==> flow/design.v <==
module unsigned_nonrestoring #(
    parameter int WIDTH = 32
) (
    input logic go,
    input logic[WIDTH-1:0] divisor,
    input logic[WIDTH-1:0] dividend,
    input logic clk, rst,
    output logic done,
    output logic[WIDTH-1:0] quotient,
    output logic[WIDTH-1:0] remainder,
    output logic divide_by_zero
);
typedef enum logic [1:0] {
    WAIT,
    COMPUTE,
    DONE
} state_t;
state_t next_state, state_R;
logic[WIDTH-1:0] Q_R, next_Q, quotient_R, next_quotient, remainder_R, next_remainder;
logic[WIDTH:0] A_R, next_A, B_R, next_B, B_twos_comp_R, next_B_twos_comp;
logic[$clog2(WIDTH):0] Count_R, next_Count;
logic done_R, next_done;
logic divide_by_zero_R, next_divide_by_zero;
assign done = done_R;
assign divide_by_zero = divide_by_zero_R;
assign quotient = quotient_R;
assign remainder = remainder_R;
always_ff @(posedge clk or posedge rst) begin
    if(rst) begin
        state_R <= WAIT;
        Q_R <= '0;
        A_R <= '0;
        B_R <= '0;
        B_twos_comp_R <= '0;
        Count_R <= '0;
        quotient_R <= '0;
        remainder_R <= '0;
        done_R <= 1'b0;
        divide_by_zero_R <= 1'b0;
    end
    else begin
        state_R <= next_state;
        Q_R <= next_Q;
        A_R <= next_A;
        B_R <= next_B;
        B_twos_comp_R <= next_B_twos_comp;
        Count_R <= next_Count;
        quotient_R <= next_quotient;
        remainder_R <= next_remainder;
        done_R <= next_done;
        divide_by_zero_R <= next_divide_by_zero;
    end
end 
logic[WIDTH:0] A_temp;
always_comb begin
    logic[WIDTH:0] one;
    one = 1;
    A_temp = '0;
    next_Q = Q_R;
    next_A = A_R;
    next_B = B_R;
    next_B_twos_comp = B_twos_comp_R;
    next_Count = Count_R;
    next_remainder = remainder_R;
    next_quotient = quotient_R;
    next_state = state_R;
    next_divide_by_zero = divide_by_zero_R;
    next_done = done_R;
    case(state_R)
        WAIT: begin
            if (go) begin
                if(divisor == 0) begin
                    next_state = DONE;
                    next_done = 1'b1;
                    next_divide_by_zero = 1'b1;
                end
                else begin
                    next_A = '0;
                    next_B = {1'b0,divisor};
                    next_B_twos_comp = ~next_B + one;
                    next_Q = dividend;
                    next_Count = WIDTH;
                    next_state = COMPUTE;
                end
            end
        end
        COMPUTE: begin
            if(A_R[WIDTH]) begin
                A_temp = {A_R[WIDTH-1:0], Q_R[WIDTH-1]};
                next_A = A_temp + B_R;
            end else begin
                A_temp = {A_R[WIDTH-1:0], Q_R[WIDTH-1]};
                next_A = A_temp + B_twos_comp_R;
            end
            next_Q = {Q_R[WIDTH-2:0],~next_A[WIDTH]};
            next_Count = Count_R - 1;
            if(next_Count == 0) begin 
                next_state = DONE;
                if(next_A[WIDTH]) next_remainder = next_A[WIDTH-1:0] + B_R;
                else next_remainder = next_A[WIDTH-1:0];
                next_quotient = next_Q[WIDTH-1:0];
                next_done = 1;
            end
        end
        DONE: begin
            next_done = 0;
            next_divide_by_zero = 1'b0;
            next_state = WAIT;
        end
    endcase
end
endmodule
[Tool chain data of unsigned_nonrestoring]
What the tools print for unsigned_nonrestoring, step after step.
Line numbers count from 1 in the design file above.
Operators carry their Yosys type and port widths (W data, S select, Z words).
Cell names lack the library's common part.
A cell with - has no value.
Set-up
  top module: unsigned_nonrestoring
  clock: clk
  library: sky130hd
  timing corner: tt_025C_1v80

[Word level]
Source: Yosys, flattened and elaborated, memories not mapped. Widths are those after wreduce. Registers that Yosys merges into a memory's read port (data or address) are not register bits. Print and check cells do not count. Equal cells are merged and count once.
Bit counts
  flip-flop bits (word level): 204
  input port bits: 67
Operators by class
  add/subtract/negate cells: 5
  eq/ne operators: 6
  multiplexer cells: 21
  bitwise gates (word level): 3
  reductions and logical operators: 12
Operator list (number)
  $mux W33: 4
  $mux W32: 3
  $pmux W33 S2: 1
  $pmux W32 S2: 1
  $not A32 Y33: 1
  $add A33 B1 Y33 const B: 1
  $add A33 B32 Y33: 1
  $add A33 B33 Y33: 1
  $add A32 B32 Y32: 1
  $logic_not A32 Y1: 1
  $reduce_and A3 Y1: 4
  $pmux W6 S2: 1
  $mux W6: 2
  $ne A2 B2 Y1 const B: 4
  $sub A6 B1 Y6 const B: 1
  $logic_not A6 Y1: 1
  $pmux W2 S3: 1
  $mux W2: 3
  $reduce_bool A2 Y1: 2
  $reduce_and A4 Y1: 1
  $reduce_bool A3 Y1: 1
  $pmux W1 S3: 1
  $mux W1: 3
  $not A1 Y1: 2
  $eq A2 B1 Y1 const B: 1
  $eq A2 B2 Y1 const B: 1
  $logic_not A2 Y1: 1
  $reduce_and A2 Y1: 1
  $pmux W1 S2: 1

[Depth]
Yosys ltp: most cells in a row. Word level: on the elaborated netlist, between registers, memories and ports. Mapped: between sequential cells and ports; inverters and the memories' decode and read muxes count.
Logic depth
  word-level depth: 5
  ABC_AREA: 0
  depth in mapped cells: 25
  gate-level depth less buffers: 24

[Netlist]
The flow's flattened synthesis, as Yosys stat reports it; memories are mapped. The netlist is that of the ABC_AREA named above (0 if unset); the other value can give another one.
Synthesis totals
  mapped cells: 1277
  synthesis area: 12423.2 um^2
  sequential part of the area: 5106.1 um^2
  flip-flops: 204
Cell types
  dfrtp_1: number 203, total area 5.08E+03 um^2
  mux2_2: number 93, total area 1.05E+03 um^2
  ha_1: number 71, total area 888.352 um^2
  nand2_1: number 179, total area 671.894 um^2
  mux2i_1: number 57, total area 570.547 um^2
  o21ai_0: number 113, total area 565.542 um^2
  xnor2_1: number 46, total area 402.886 um^2
  xor2_1: number 39, total area 341.578 um^2
  a21oi_1: number 64, total area 320.307 um^2
  a21o_1: number 30, total area 225.216 um^2
  nor2_1: number 55, total area 206.448 um^2
  nand3_1: number 35, total area 175.168 um^2
  a22o_1: number 16, total area 140.134 um^2
  clkbuf_1: number 36, total area 135.13 um^2
  o21ai_1: number 26, total area 130.125 um^2
  inv_1: number 33, total area 123.869 um^2
  nor3_1: number 23, total area 115.11 um^2
  o21bai_1: number 13, total area 97.594 um^2
Other cell types: 52; their cells: 145.

[Timing after synthesis]
Path of least setup slack by OpenSTA after synthesis, without wires, with an ideal clock, recovery checks aside; 20% of the period is set as input and as output delay. Where synthesis merged equal registers, the netlist keeps one of their names.
Timing path after synthesis
  kind: register -> register
  start point: register A_R[32]
  end point: register remainder_R[31]
  period: 6.0 ns
  time at the first pin: 0.000 ns
  arrival time: 5.339 ns
  required time: 5.864 ns
  setup slack: 0.525 ns
  path delay: 5.475 ns
  stages: 25
  synthesis period reached: 5.475 ns
"path delay" = arrival - input delay + setup time.
"stages" counts driving pins, that of a launching flip-flop among them; a cell with two outputs on the path counts twice.
"synthesis period reached" is the clock period less the worst setup slack; recovery checks do not enter. This is arithmetic on one report: input and output delays are still those of the set period (20% each).
Between the ends stands the longest chain of elaborated cells between them, by number of cells; it is not shown to be the way that was timed. Of several equally long chains one is given.
A line is the first line of the expression or statement that the cell stems from. Yosys adds cells for indexed reads and writes and turns some case tables into memories.
On the way, after synthesis
  path through: dfrtp_1 > clkbuf_1 > clkbuf_1 > mux2_2 > ha_1 > a21o_1 > a2111oi_2 > o21ai_1 > o41ai_4 > o21ba_2 > o21ai_0 > a31oi_1 > xnor2_1 > ha_1 > inv_1 > nor2_1 > a221oi_1 > o2111ai_1 > a31oi_1 > o21bai_1 > a2111oi_0 > or4_1 > nand3_1 > xnor2_1 > o21ai_0
  length of the longest elaborated chain: 4
RTL lines, path after synthesis
  from (decl): line 20  | logic[WIDTH:0] A_R, next_A, B_R, next_B, B_twos_comp_R, next_B_twos_comp;
  from (assign): line 32  | A_R <= '0;
  from (assign): line 44  | A_R <= next_A;
  $mux W33: line 88  | if(A_R[WIDTH]) begin
  $mux W33: line 69  | case(state_R)
  $add A32 B32 Y32: line 99  | if(next_A[WIDTH]) next_remainder = next_A[WIDTH-1:0] + B_R;
  $mux W32: line 99
  to (assign): line 37  | remainder_R <= '0;
  to (assign): line 49  | remainder_R <= next_remainder;
  to (decl): line 19  | logic[WIDTH-1:0] Q_R, next_Q, quotient_R, next_quotient, remainder_R, next_remainder;

[Timing after layout]
Path of least setup slack in the final report of entry A (OpenROAD, finished layout, wires in). Where an end is a register, its clock arrival counts in the times.
Timing path after layout
  kind: register -> register
  start point: register A_R[32]
  end point: register remainder_R[31]
  period: 6.7 ns
  time at the first pin: 0.55 ns
  arrival time: 6.61 ns
  required time: 7.11 ns
  setup slack: 0.50 ns
  stages: 24
Between the ends stands the longest chain of elaborated cells between them, by number of cells; it is not shown to be the way that was timed. Of several equally long chains one is given.
On the way, after layout
  path through: dfrtp_2 > buf_4 > mux2_2 > ha_1 > nand2_1 > a211o_1 > o21ai_1 > o41ai_4 > o21ba_2 > o21ai_0 > a31oi_1 > xnor2_1 > ha_1 > inv_1 > nor2_1 > a221oi_1 > o2111ai_1 > a31oi_1 > o21bai_2 > a2111oi_4 > or4_1 > nand3_1 > xnor2_1 > o21ai_0
  length of the longest elaborated chain: 4
RTL lines, path after layout
  from (decl): line 20  | logic[WIDTH:0] A_R, next_A, B_R, next_B, B_twos_comp_R, next_B_twos_comp;
  from (assign): line 32  | A_R <= '0;
  from (assign): line 44  | A_R <= next_A;
  $mux W33: line 88  | if(A_R[WIDTH]) begin
  $mux W33: line 69  | case(state_R)
  $add A32 B32 Y32: line 99  | if(next_A[WIDTH]) next_remainder = next_A[WIDTH-1:0] + B_R;
  $mux W32: line 99
  to (assign): line 37  | remainder_R <= '0;
  to (assign): line 49  | remainder_R <= next_remainder;
  to (decl): line 19  | logic[WIDTH-1:0] Q_R, next_Q, quotient_R, next_quotient, remainder_R, next_remainder;

Hand-over note for unsigned_nonrestoring

Top module unsigned_nonrestoring; platform sky130hd; tools Yosys and OpenROAD; 3 stored runs in no particular order. Input and output delays are each 20% of the period that was set; the output load is 0.01 pF.
"achieved clock period (ns)" is the run's clock period less its worst setup slack. It is reckoned from that one timing run; input and output delays stay at 20% of the period that was set.
"worst setup path time (ns)": the worst setup path's part of the clock period (all of it between registers, 20% less for each end at a port) less its slack. A launch clock that arrives late makes it longer, a capture clock that arrives late makes it shorter.

settings of entry A
{
  "CELL_PAD_IN_SITES_DETAIL_PLACEMENT": 2,
  "CELL_PAD_IN_SITES_GLOBAL_PLACEMENT": 2,
  "CORE_MARGIN": 9,
  "CTS_CLUSTER_DIAMETER": 371,
  "MAX_ROUTING_LAYER": "met5",
  "MIN_ROUTING_LAYER": "met2",
  "TNS_END_PERCENT": 10,
  "period_ns": 6.7,
  "CAP_MARGIN": 20,
  "CORE_UTILIZATION": 40,
  "SLEW_MARGIN": 20
}
report of entry A
yosys chip area after synthesis (um^2): 12423.2
finish__design__die__area: 37725.3
finish__design__instance__area__stdcell: 15073.2
finish__design__instance__utilization: 0.4928
finish__timing__setup__ws: 0.503
finish__timing__setup__tns: 0.000
finish__timing__hold__ws: 0.467
achieved clock period (ns): 6.197
worst setup path time (ns): 6.20
worst setup path kind: register -> register

settings of entry B
{
  "CELL_PAD_IN_SITES_DETAIL_PLACEMENT": 1,
  "CELL_PAD_IN_SITES_GLOBAL_PLACEMENT": 2,
  "CORE_MARGIN": 9,
  "CTS_CLUSTER_DIAMETER": 371,
  "MAX_ROUTING_LAYER": "met4",
  "MIN_ROUTING_LAYER": "met2",
  "period_ns": 6.7,
  "CAP_MARGIN": 20,
  "CORE_UTILIZATION": 40,
  "SLEW_MARGIN": 20
}
report of entry B
yosys chip area after synthesis (um^2): 12423.2
finish__design__die__area: 37725.3
finish__design__instance__area__stdcell: 15092.0
finish__design__instance__utilization: 0.4934
finish__timing__setup__ws: 0.619
finish__timing__setup__tns: 0.000
finish__timing__hold__ws: 0.469
achieved clock period (ns): 6.081
worst setup path time (ns): 6.08
worst setup path kind: register -> register

settings of entry C
{
  "CORE_MARGIN": 5,
  "CORE_UTILIZATION": 43,
  "CTS_CLUSTER_SIZE": 72,
  "MIN_ROUTING_LAYER": "met1",
  "PLACE_DENSITY": 0.53,
  "SETUP_SLACK_MARGIN": -0.17,
  "TNS_END_PERCENT": 25,
  "period_ns": 3.96,
  "CAP_MARGIN": 20,
  "SLEW_MARGIN": 20
}
report of entry C
yosys chip area after synthesis (um^2): 12423.2
finish__design__die__area: 32391.0
finish__design__instance__area__stdcell: 18594.1
finish__design__instance__utilization: 0.6496
finish__timing__setup__ws: -1.149
finish__timing__setup__tns: -14.979
finish__timing__hold__ws: 0.478
achieved clock period (ns): 5.109
worst setup path time (ns): 5.11
worst setup path kind: register -> register

End of note.
